==> flow/design.v <==
module alu #(
	parameter INST_W = 4,
	parameter INT_W  = 6,
	parameter FRAC_W = 10,
	parameter DATA_W = INT_W + FRAC_W
)(
	input                      i_clk,
	input                      i_rst_n,
	input                      i_in_valid,
	output                     o_busy,
	input         [INST_W-1:0] i_inst,
	input  signed [DATA_W-1:0] i_data_a,
	input  signed [DATA_W-1:0] i_data_b,
	output                     o_out_valid,
	output        [DATA_W-1:0] o_data
);
	localparam SIGN_ADD = 4'b0000;
	localparam SIGN_SUB = 4'b0001;
	localparam SIGN_MUL = 4'b0010;
	localparam SOFTPLUS = 4'b0100;
	localparam XOR      = 4'b0101;
	localparam ARS      = 4'b0110;  
	localparam LEFT_ROT = 4'b0111;
	localparam CNT_L0   = 4'b1000;  
	localparam REV_M4   = 4'b1001;  
	localparam INIT     = 4'b1010;  
	localparam SIGN_ACC_1 = 4'b0011;
	localparam SIGN_ACC_2 = 4'b1011;
	localparam VECT_W    = 20;
	localparam VECT_SIZE = 16;
	reg [INST_W - 1: 0] current_state;
	reg [INST_W - 1: 0] next_state;
	reg                        o_busy_r;
	reg                        o_out_valid_r;
	reg        [DATA_W - 1: 0] o_data_r;
	wire                       o_busy_w;
	reg                        o_out_valid_w;
	reg        [DATA_W - 1: 0] o_data_w;
	reg signed [VECT_W - 1: 0] data_acc_old [VECT_SIZE - 1: 0];
	reg signed [VECT_W - 1: 0] data_acc_new [VECT_SIZE - 1: 0];
	reg signed [VECT_W - 1: 0] data_acc_out;
	reg signed [DATA_W - 1: 0] i_data_a_r;
	reg signed [DATA_W - 1: 0] i_data_b_r;
	reg need_saturate;
	integer i;
	assign o_busy       = o_busy_r;
	assign o_out_valid  = o_out_valid_r;
	assign o_data       = o_data_r;
	assign o_busy_w     = i_in_valid || current_state != INIT;
	always @ (*)
	begin
		data_acc_out  = 0;
		need_saturate = 0;
		begin
			case (current_state)
				SIGN_ADD:
				begin
					o_out_valid_w = 1;
					o_data_w      = add(i_data_a_r, i_data_b_r);
				end
				SIGN_SUB:
				begin
					o_out_valid_w = 1;
					o_data_w      = sub(i_data_a_r, i_data_b_r);
				end
				SIGN_MUL:
				begin
					o_out_valid_w = 1;
					o_data_w      = mul(i_data_a_r, i_data_b_r);
				end
				SIGN_ACC_1:
				begin
					o_out_valid_w = 0;
					o_data_w      = 0;
				end
				SIGN_ACC_2:
				begin
					data_acc_out = data_acc_new[i_data_a_r[$clog2(VECT_SIZE) - 1: 0]];
					if (data_acc_out[VECT_W - 1])
					begin
						need_saturate = (data_acc_out[(VECT_W - 1) - 1-: (VECT_W - DATA_W)] != {{(VECT_W - DATA_W){1'b1}}});
					end
					else
					begin
						need_saturate = (data_acc_out[(VECT_W - 1) - 1-: (VECT_W - DATA_W)] != {{(VECT_W - DATA_W){1'b0}}});
					end
					o_out_valid_w = 1;
					o_data_w      = (need_saturate) ?
										sat(data_acc_out[VECT_W - 1]) :
										data_acc_out[DATA_W - 1: 0];
				end
				SOFTPLUS:
				begin
					o_out_valid_w = 1;
					o_data_w      = softplus(i_data_a_r);
				end
				XOR:
				begin
					o_out_valid_w = 1;
					o_data_w      = exor(i_data_a_r, i_data_b_r);
				end
				ARS:
				begin
					o_out_valid_w = 1;
					o_data_w      = ars(i_data_a_r, i_data_b_r);
				end
				LEFT_ROT:
				begin
					o_out_valid_w = 1;
					o_data_w      = left_rot(i_data_a_r, i_data_b_r);
				end
				CNT_L0:
				begin
					o_out_valid_w = 1;
					o_data_w      = cnt_l0(i_data_a_r);
				end
				REV_M4:
				begin
					o_out_valid_w = 1;
					o_data_w      = rev_m4(i_data_a_r, i_data_b_r);
				end
				default:
				begin
					o_out_valid_w = 0;
					o_data_w      = 0;
				end
			endcase
		end
	end
	always @ (posedge i_clk or negedge i_rst_n)
	begin
		if (!i_rst_n)
		begin
			i_data_a_r <= 0;
			i_data_b_r <= 0;
		end
		else
		begin
			if (i_in_valid)
			begin
				i_data_a_r <= i_data_a;
				i_data_b_r <= i_data_b;
			end
			else
			begin
				i_data_a_r <= i_data_a_r;
				i_data_b_r <= i_data_b_r;
			end
		end
	end
	always @ (posedge i_clk or negedge i_rst_n)
	begin
		if (!i_rst_n)
		begin
			o_busy_r <= 1;
		end
		else
		begin
			o_busy_r <= o_busy_w;
		end
	end
	always @ (posedge i_clk or negedge i_rst_n)
	begin
		if (!i_rst_n)
		begin
			o_out_valid_r <= 0;
		end
		else
		begin
			o_out_valid_r <= o_out_valid_w;
		end
	end
	always @ (posedge i_clk or negedge i_rst_n)
	begin
		if (!i_rst_n)
		begin
			for (i = 0; i < VECT_SIZE; i = i + 1)
			begin
				data_acc_new[i] <= 0;
			end
		end
		else
		begin
			for (i = 0; i < VECT_SIZE; i = i + 1)
			begin
				if (current_state == SIGN_ACC_1 && i == i_data_a_r)
				begin
					data_acc_new[i] <= data_acc_old[i] + i_data_b_r;
				end
				else
				begin
					data_acc_new[i] <= data_acc_new[i];
				end
			end
		end
	end
	always @ (posedge i_clk or negedge i_rst_n)
	begin
		if (!i_rst_n)
		begin
			for (i = 0; i < VECT_SIZE; i = i + 1)
			begin
				data_acc_old[i] <= 0;
			end
		end
		else if (current_state == SIGN_ACC_2)
		begin
			for (i = 0; i < VECT_SIZE; i = i + 1)
			begin
				data_acc_old[i] <= data_acc_new[i];
			end
		end
	end
	always @ (posedge i_clk or negedge i_rst_n)
	begin
		if (!i_rst_n)
		begin
			current_state <= INIT;
		end
		else
		begin
			current_state <= next_state;
		end
	end
	always @ (*)
	begin
		case (current_state)
			INIT:
			begin
				if (i_in_valid)
				begin
					case (i_inst)
						SIGN_ADD:   next_state = SIGN_ADD;    
						SIGN_SUB:   next_state = SIGN_SUB;    
						SIGN_MUL:   next_state = SIGN_MUL;    
						SIGN_ACC_1: next_state = SIGN_ACC_1;  
						SOFTPLUS:   next_state = SOFTPLUS;    
						XOR:        next_state = XOR;         
						ARS:        next_state = ARS;         
						LEFT_ROT:   next_state = LEFT_ROT;    
						CNT_L0:     next_state = CNT_L0;      
						REV_M4:     next_state = REV_M4;      
						default:    next_state = INIT;        
					endcase
				end
				else
				begin
					next_state = INIT;
				end
			end
			SIGN_ACC_1:
			begin
				next_state = SIGN_ACC_2;
			end
			default:  next_state = INIT;
		endcase
	end
	always @ (posedge i_clk or negedge i_rst_n)
	begin
		if (!i_rst_n)
		begin
			o_data_r <= 0;
		end
		else
		begin
			o_data_r <= o_data_w;
		end
	end
	function automatic signed [DATA_W - 1: 0] add;
		input signed [DATA_W - 1: 0] a;
		input signed [DATA_W - 1: 0] b;
		reg signed [DATA_W - 1: 0] sum;
		reg                        is_overflow;
		begin
			sum = a + b;
			is_overflow = (a[DATA_W - 1] & b[DATA_W - 1] & ~sum[DATA_W - 1]) || (~a[DATA_W - 1] & ~b[DATA_W - 1] & sum[DATA_W - 1]);
			add = (is_overflow) ? sat(!sum[DATA_W - 1]) : sum;
		end
	endfunction
	function automatic signed [DATA_W - 1: 0] sub;
		input signed [DATA_W - 1: 0] a;
		input signed [DATA_W - 1: 0] b;
		reg signed [DATA_W - 1: 0] diff;
		reg                        is_overflow;
		begin
			diff = a - b;
			is_overflow = (a[DATA_W - 1] & ~b[DATA_W - 1] & ~diff[DATA_W - 1]) || (~a[DATA_W - 1] & b[DATA_W - 1] & diff[DATA_W - 1]);
			sub = (is_overflow) ? sat(!diff[DATA_W - 1]) : diff;
		end
	endfunction
	function automatic signed [DATA_W - 1: 0] mul;
		input signed [DATA_W - 1: 0] a;
		input signed [DATA_W - 1: 0] b;
		reg [2 * DATA_W: 0] prod;
		reg                 is_overflow;
		reg                 is_signed;
		begin
			prod = a * b;
			prod = rnd(prod, 9);
			is_signed = prod[2 * DATA_W];
			if (is_signed)
			begin
				is_overflow = (prod[(2 * DATA_W) - 1-: INT_W + 1] != {{(INT_W + 1){1'b1}}});
			end
			else
			begin
				is_overflow = (prod[(2 * DATA_W) - 1-: INT_W + 1] != {{(INT_W + 1){1'b0}}});
			end
			mul = prod[((2 * DATA_W) - INT_W - 1)-: DATA_W];
			mul = (is_overflow) ? sat(is_signed) : mul;
		end
	endfunction
	function automatic signed [DATA_W - 1: 0] softplus;
		input signed [DATA_W - 1: 0] a;
		reg signed [2 * DATA_W: 0] frac;
		reg signed  [INT_W - 1: 0] a_int;
		begin
			a_int = a[(DATA_W - 1)-: INT_W];
			if (a_int >= 'sd2)  
			begin
				softplus = a;
			end
			else if (a_int < 'sd2 && a_int >= 'sd0)  
			begin
				frac = a << 1;
				frac = frac + 12'b1000_0000_0000;
				frac = frac[DATA_W - 1: 0] * 16'hAAAB;
				frac = rnd(frac, 16);
				frac = frac >> 17;
				softplus = frac[DATA_W - 1: 0];
			end
			else if (a_int < 'sd0 && a_int >= -'sd1)  
			begin
				frac = a + 12'b1000_0000_0000;
				frac = frac[DATA_W - 1: 0] * 16'hAAAB;
				frac = rnd(frac, 16);
				frac = frac >> 17;
				softplus = frac[DATA_W - 1: 0];
			end
			else if (a_int < -'sd1 && a_int >= -'sd2)  
			begin
				frac = a << 1;
				frac = frac[DATA_W - 1: 0] + 14'b01_0100_0000_0000;
				frac = frac[DATA_W - 1: 0] * 16'hE38F;
				frac = rnd(frac, 18);
				frac = frac >> 19;
				softplus = frac[DATA_W - 1: 0];
			end
			else if (a_int < -'sd2 && a_int >= -'sd3)  
			begin
				frac = a + 12'b1100_0000_0000;
				frac = frac[DATA_W - 1: 0] * 16'hE38F;
				frac = rnd(frac, 18);
				frac = frac >> 19;
				softplus = frac[DATA_W - 1: 0];
			end
			else  
			begin
				softplus = 0;
			end
		end
	endfunction
	function automatic signed [DATA_W - 1: 0] exor;
		input signed [DATA_W - 1: 0] a;
		input signed [DATA_W - 1: 0] b;
		begin
			exor = a ^ b;
		end
	endfunction
	function automatic signed [DATA_W - 1: 0] ars;
		input signed [DATA_W - 1: 0] a;
		input signed [DATA_W - 1: 0] b;
		begin
			ars = a >>> b;
		end
	endfunction
	function automatic [DATA_W - 1: 0] left_rot;
		input [DATA_W - 1: 0] a;
		input [DATA_W - 1: 0] b;
		begin
			left_rot = (a << b) | (a >> (DATA_W - b));
		end
	endfunction
	function automatic [DATA_W - 1: 0] cnt_l0;
		input [DATA_W - 1: 0] a;
		reg [$clog2(DATA_W): 0] leading_one;
		integer i;
		begin
			if (a == 0)
			begin
				cnt_l0 = DATA_W;
			end
			else
			begin
				leading_one = 0;
				for (i = DATA_W - 1; i > 0; i = i - 1)
				begin
					if (a[i] && i > leading_one)
					begin
						leading_one = i;
					end
				end
				cnt_l0 = DATA_W - 1 - leading_one;
			end
		end
	endfunction
	function automatic [DATA_W - 1: 0] rev_m4;
		input [DATA_W - 1: 0] a;
		input [DATA_W - 1: 0] b;
		integer i;
		begin
			for (i = 0; i < 13; i = i + 1)
			begin
				rev_m4[i] = (a[i+: 4] == b[(DATA_W - 1 - i)-: 4]);
			end
			rev_m4[DATA_W - 1-: 3] = 0;
		end
	endfunction
	function automatic signed [DATA_W - 1: 0] sat;
		input is_signed;
		begin
			sat = (is_signed) ? 16'b1000_0000_0000_0000 : 16'b0111_1111_1111_1111;
		end
	endfunction
	function automatic signed [2 * DATA_W: 0] rnd;
		input signed [2 * DATA_W: 0] a;
		input    [$clog2(DATA_W): 0] rounding_bit;
		begin
			rnd = (a[rounding_bit]) ? a + (1'b1 << rounding_bit) : a;
		end
	endfunction
endmodule
=== From RTL to reports: alu ===
Tool output for the design above, in the order of the flow.
Lines are those of the file above, counted from 1.
Operators carry their Yosys type and port widths (W data, S select, Z words).
Cell names lack the library's common part.
Not given: --

* Top module: alu
* Clock: i_clk
* Library: sky130hd
* Timing corner: tt_025C_1v80

=== Word-level counts ===
Yosys after proc, flatten, opt, wreduce and memory -nomap, before mapping. Print and check cells are not counted.
Memory sizes are those after Yosys's memory passes, which may raise the word count (mostly to a power of two), join words into wider ones and drop unused or constant bits.

* Register bits after elaboration: 694
* ROM bits: 64
* Memories kept: 1
* Input bits: 39
* Output and inout port bits: 18
* Cells after elaboration: 288

* Add/subtract/negate cells: 29
* Multiply operators: 5
* $lt $le $gt $ge: 23
* Eq/ne operators: 57
* Shift-type cells: 3
* Mux-type cells: 74
* Bitwise gates (word level): 14
* Reduce/logical cells: 44

{| class="wikitable"
|+ Memories
! memory !! depth !! width !! rd ports !! wr ports !! RTL line !! RTL
|-
| (no name shown) || 16 || 4 || 1 || 0 || 232 || <nowiki>case (i_inst)</nowiki>
|}

{| class="wikitable"
|+ Operators by type and width
! kind !! number
|-
| $mul A16 B16 Y32 const B || 4
|-
| $mul A16 B16 Y32 || 1
|-
| $add A20 B16 Y20 || 16
|-
| $pmux W20 S16 || 1
|-
| $mux W5 || 44
|-
| $mux W16 || 12
|-
| $mux W33 || 5
|-
| $pmux W16 S10 || 1
|-
| $eq A5 B16 Y1 const A || 8
|-
| $add A32 B17 Y33 const B || 2
|-
| $add A32 B19 Y33 const B || 2
|-
| $eq A4 B16 Y1 const A || 4
|-
| $eq A4 B4 Y1 || 13
|-
| $add A16 B12 Y16 const B || 3
|-
| $eq A4 B4 Y1 const B || 12
|-
| $gt A4 B5 Y1 const A || 7
|-
| $logic_and A1 B1 Y1 || 34
|-
| $add A32 B11 Y33 const B || 1
|-
| $shr A16 B32 Y16 || 1
|-
| $logic_not A16 Y1 || 2
|-
| $eq A3 B16 Y1 const A || 2
|-
| $eq A4 B3 Y1 const B || 8
|-
| $mux W14 || 2
|-
| $gt A3 B5 Y1 const A || 4
|-
| $mux W20 || 1
|-
| $sub A5 B16 Y17 const A || 1
|-
| $add A16 B13 Y16 const B || 1
|-
| $add A16 B16 Y16 || 1
|}

Not listed: further kinds 29, cells in them 56.

=== Depth ===
Longest topological path by Yosys (ltp), each cell counted once; first at word level (registers and memories cut), then after technology mapping (sequential cells cut; the memories' decode and read muxes count).

* Depth in word-level cells: 76
* ABC_AREA: 0
* Mapped depth: 34
* Depth with buffers taken out: 32

=== Mapped cells and area ===
Yosys stat after the flow's synthesis: flattened, memories mapped to cells. It holds for the ABC_AREA given above (unset counts as 0); a run with the other value may have another netlist.

* Standard cells after synthesis: 8137
* Synthesis area: 70531.4 µm²
* Flip-flop cells: 694
* Buffers: 304

{| class="wikitable"
|+ Cell types
! cell type !! number !! total area (µm²)
|-
| dfrtp_1 || 691 || 1.73E+04
|-
| ha_1 || 883 || 1.1E+04
|-
| fa_1 || 537 || 1.08E+04
|-
| nand2_1 || 1673 || 6.28E+03
|-
| inv_1 || 891 || 3.34E+03
|-
| o21ai_0 || 527 || 2637.53
|-
| xnor2_1 || 238 || 2.08E+03
|-
| a21oi_1 || 353 || 1.77E+03
|-
| xor2_1 || 199 || 1.74E+03
|-
| nor2_1 || 343 || 1.29E+03
|-
| clkbuf_1 || 274 || 1.03E+03
|-
| a21o_1 || 119 || 893.357
|-
| nand3_1 || 137 || 685.658
|-
| a22oi_1 || 80 || 600.576
|-
| nor3_1 || 106 || 530.509
|-
| o31ai_1 || 63 || 472.954
|-
| mux2_2 || 38 || 427.91
|-
| a31oi_1 || 54 || 337.824
|}

Not listed: further types 97, cells in them 931.

=== Timing after synthesis ===
Path of least setup slack by OpenSTA after synthesis, without wires, with an ideal clock, recovery checks aside; 20% of the period is set as input and as output delay. Where synthesis merged equal registers, the netlist keeps one of their names.

* Path type: register to register
* Start point: register i_data_b_r[1]
* End point: register o_data_r[14]
* Clock period: 10000 ps
* Setup time: 129 ps
* Time at the first pin: 0 ps
* Arrival: 8566 ps
* Data required time: 9871 ps
* Path slack: 1305 ps
* Path delay: 8695 ps
* Stages on the path: 33
* Buffers on the path: 4
* Synthesis period reached: 8695 ps

"path delay" is the arrival time less input delay plus setup time.
"stages on the path" counts driving pins, that of a launching flip-flop among them; a cell with two outputs on the path counts twice.
"synthesis period reached" is the clock period less the worst setup slack; recovery checks do not enter. This is arithmetic on one report: input and output delays are still those of the set period (20% each).
The rows between start and end are the longest chain of elaborated cells between them; the timing report does not say that the signal goes this way. Where chains are equally long, one stands for them.
Each line given opens the expression or statement behind the cell; cells for indexed reads and writes are added by Yosys, which also makes memories of some case tables.
At most two assigning lines are given for a register; there are more.

* Cells stage by stage: dfrtp_1 > buf_4 > inv_1 > buf_1 > buf_1 > nor2_1 > fa_1 > inv_1 > fa_1 > inv_1 > fa_1 > inv_1 > fa_1 > inv_1 > fa_1 > inv_1 > fa_1 > inv_1 > ha_1 > buf_4 > o21a_1 > nor2_1 > or4_4 > o221ai_4 > xor2_4 > nand3_4 > nor4_4 > nand4_1 > nor3_1 > o211ai_1 > a211o_1 > a211oi_1 > o21ai_1
* Cells in the longest elaborated chain: 8

{| class="wikitable"
|+ Ends and longest elaborated chain, post-synthesis
! element !! RTL line !! RTL
|-
| from (decl) || 43 || <nowiki>reg signed [DATA_W - 1: 0] i_data_b_r;</nowiki>
|-
| from (assign) || 142 || <nowiki>i_data_b_r <= i_data_b;</nowiki>
|-
| from (assign) || 147 || <nowiki>i_data_b_r <= i_data_b_r;</nowiki>
|-
| $mul A16 B16 Y32 || 298 || <nowiki>prod = a * b;</nowiki>
|-
| $add A32 B11 Y33 || 429 || <nowiki>rnd = (a[rounding_bit]) ? a + (1'b1 << rounding_bit) : a;</nowiki>
|-
| $mux W33 || 429 ||
|-
| $reduce_bool A7 Y1 || 307 || <nowiki>is_overflow = (prod[(2 * DATA_W) - 1-: INT_W + 1] != {{(INT_W + 1){1'b0}}});</nowiki>
|-
| $mux W1 || 301 || <nowiki>if (is_signed)</nowiki>
|-
| $mux W1 || 55 || <nowiki>case (current_state)</nowiki>
|-
| $mux W16 || 310 || <nowiki>mul = (is_overflow) ? sat(is_signed) : mul;</nowiki>
|-
| $pmux W16 S10 || 55 ||
|-
| to (assign) || 262 || <nowiki>o_data_r <= 0;</nowiki>
|-
| to (assign) || 266 || <nowiki>o_data_r <= o_data_w;</nowiki>
|-
| to (decl) || 35 || <nowiki>reg [DATA_W - 1: 0] o_data_r;</nowiki>
|}

=== Worst path after layout ===
From the final timing report of flow run 1: the path of least setup slack in the routed layout; clock arrival at registers is part of the times.
The path's times are printed in steps of 10 ps; the period is the one set.

* Path type: register to register
* Start point: register i_data_a_r[8]
* End point: register o_data_r[5]
* Clock period: 10500 ps
* Setup time: 100 ps
* Time at the first pin: 690 ps
* Arrival: 9390 ps
* Data required time: 11090 ps
* Path slack: 1700 ps
* Stages on the path: 25
* Buffers on the path: 1

At most two assigning lines are given for a register; there are more.

* Cells stage by stage: dfrtp_1 > buf_4 > nand2_1 > fa_1 > fa_1 > inv_1 > fa_1 > inv_1 > fa_1 > fa_1 > inv_1 > fa_1 > ha_1 > a21oi_1 > o21ai_1 > a221oi_4 > o2111ai_1 > nand4_1 > nand3_1 > nor4_2 > and4b_1 > o22ai_1 > a211oi_2 > o21bai_1 > o221ai_1

{| class="wikitable"
|+ Ends and longest elaborated chain, post-layout
! element !! RTL line !! RTL
|-
| from (decl) || 42 || <nowiki>reg signed [DATA_W - 1: 0] i_data_a_r;</nowiki>
|-
| from (assign) || 141 || <nowiki>i_data_a_r <= i_data_a;</nowiki>
|-
| from (assign) || 146 || <nowiki>i_data_a_r <= i_data_a_r;</nowiki>
|-
| to (assign) || 262 || <nowiki>o_data_r <= 0;</nowiki>
|-
| to (assign) || 266 || <nowiki>o_data_r <= o_data_w;</nowiki>
|-
| to (decl) || 35 || <nowiki>reg [DATA_W - 1: 0] o_data_r;</nowiki>
|}

Chain of elaborated cells between the ends: none given.

Design alu on sky130hd. What follows are 6 stored runs of the flow, each under its own settings; their order means nothing. The constraints put input and output delay at 20% of the set period each and load the outputs with 0.01 pF.
"period reached" means the clock period less the worst setup slack. The figure is calculated, with input and output delays left at 20% of the set period.
By "worst path time" is meant the share of the clock period that the worst setup path is allowed (20% is reserved at inputs, 20% at outputs), minus its slack. Clock arrival times at its registers enter into it.
"worst path time" is known to 10 ps.

=== Flow run 1 ===
{| class="wikitable"
! Setting !! Value
|-
| CORE_UTILIZATION || 50
|-
| CTS_CLUSTER_DIAMETER || 313
|-
| PLACE_DENSITY || 0.42
|-
| SETUP_SLACK_MARGIN || 1.25
|-
| period_ns || 10.5
|-
| CAP_MARGIN || 20
|-
| CORE_MARGIN || 2
|-
| SLEW_MARGIN || 20
|-
! Result !! Value
|-
| Cell area after synthesis || 70531.4 µm²
|-
| Full die area || 144085.0 µm²
|-
| Standard-cell area after layout || 76348.2 µm²
|-
| Post-layout utilization || 54.7%
|-
| Setup slack of the worst path || 1699 ps
|-
| Setup total negative slack || 0 ps
|-
| Period reached || 8801 ps
|-
| Worst path time || 8800 ps
|-
| Worst path kind || register to register
|}

=== Flow run 2 ===
{| class="wikitable"
! Setting !! Value
|-
| CAP_MARGIN || 35
|-
| CORE_ASPECT_RATIO || 1.71
|-
| period_ns || 10.0
|-
| CORE_MARGIN || 2
|-
| CORE_UTILIZATION || 40
|-
| SLEW_MARGIN || 20
|-
! Result !! Value
|-
| Cell area after synthesis || 70531.4 µm²
|-
| Full die area || 179824.0 µm²
|-
| Standard-cell area after layout || 76993.8 µm²
|-
| Post-layout utilization || 43.9%
|-
| Setup slack of the worst path || 666 ps
|-
| Setup total negative slack || 0 ps
|-
| Period reached || 9334 ps
|-
| Worst path time || 9330 ps
|-
| Worst path kind || register to register
|}

=== Flow run 3 ===
{| class="wikitable"
! Setting !! Value
|-
| ABC_AREA || 1
|-
| CAP_MARGIN || 20
|-
| CELL_PAD_IN_SITES_DETAIL_PLACEMENT || 2
|-
| CELL_PAD_IN_SITES_GLOBAL_PLACEMENT || 3
|-
| CORE_UTILIZATION || 56
|-
| MIN_ROUTING_LAYER || met1
|-
| PLACE_DENSITY_LB_ADDON || 0.17
|-
| SLEW_MARGIN || 20
|-
| period_ns || 6.81
|-
| CORE_MARGIN || 2
|}
Not finished: placement ended with error FLW-0024.

=== Flow run 4 ===
{| class="wikitable"
! Setting !! Value
|-
| CAP_MARGIN || 35
|-
| CELL_PAD_IN_SITES_DETAIL_PLACEMENT || 1
|-
| CELL_PAD_IN_SITES_GLOBAL_PLACEMENT || 0
|-
| CORE_ASPECT_RATIO || 1.71
|-
| CORE_MARGIN || 6
|-
| CORE_UTILIZATION || 25
|-
| CTS_CLUSTER_DIAMETER || 376
|-
| CTS_CLUSTER_SIZE || 40
|-
| GPL_ROUTABILITY_DRIVEN || 1
|-
| HOLD_SLACK_MARGIN || 0.14
|-
| MIN_ROUTING_LAYER || met2
|-
| PLACE_DENSITY_LB_ADDON || 0.17
|-
| SETUP_SLACK_MARGIN || -0.14
|-
| SLEW_MARGIN || 25
|-
| period_ns || 10.0
|-
! Result !! Value
|-
| Cell area after synthesis || 70531.4 µm²
|-
| Full die area || 295479.0 µm²
|-
| Standard-cell area after layout || 77205.3 µm²
|-
| Post-layout utilization || 27.5%
|-
| Setup slack of the worst path || 459 ps
|-
| Setup total negative slack || 0 ps
|-
| Period reached || 9541 ps
|-
| Worst path time || 9540 ps
|-
| Worst path kind || register to register
|}

=== Flow run 5 ===
{| class="wikitable"
! Setting !! Value
|-
| CAP_MARGIN || 35
|-
| CELL_PAD_IN_SITES_DETAIL_PLACEMENT || 1
|-
| CELL_PAD_IN_SITES_GLOBAL_PLACEMENT || 0
|-
| CORE_ASPECT_RATIO || 0.56
|-
| CORE_MARGIN || 6
|-
| CORE_UTILIZATION || 35
|-
| CTS_CLUSTER_DIAMETER || 376
|-
| CTS_CLUSTER_SIZE || 40
|-
| GPL_ROUTABILITY_DRIVEN || 1
|-
| MIN_ROUTING_LAYER || met1
|-
| PLACE_DENSITY_LB_ADDON || 0.17
|-
| SETUP_SLACK_MARGIN || -0.14
|-
| SLEW_MARGIN || 25
|-
| period_ns || 10.0
|-
! Result !! Value
|-
| Cell area after synthesis || 70531.4 µm²
|-
| Full die area || 212891.0 µm²
|-
| Standard-cell area after layout || 75502.4 µm²
|-
| Post-layout utilization || 38.0%
|-
| Setup slack of the worst path || 251 ps
|-
| Setup total negative slack || 0 ps
|-
| Period reached || 9749 ps
|-
| Worst path time || 9750 ps
|-
| Worst path kind || register to register
|}

=== Flow run 6 ===
{| class="wikitable"
! Setting !! Value
|-
| CAP_MARGIN || 25
|-
| CELL_PAD_IN_SITES_GLOBAL_PLACEMENT || 0
|-
| CORE_UTILIZATION || 32
|-
| MAX_ROUTING_LAYER || met4
|-
| PLACE_DENSITY_LB_ADDON || 0.21
|-
| SLEW_MARGIN || 40
|-
| period_ns || 5.81
|-
| CORE_MARGIN || 2
|-
! Result !! Value
|-
| Cell area after synthesis || 70531.4 µm²
|-
| Full die area || 224183.0 µm²
|-
| Standard-cell area after layout || 87088.5 µm²
|-
| Post-layout utilization || 39.7%
|-
| Setup slack of the worst path || -1505 ps
|-
| Setup total negative slack || -23102 ps
|-
| Period reached || 7315 ps
|-
| Worst path time || 7310 ps
|-
| Worst path kind || register to register
|}
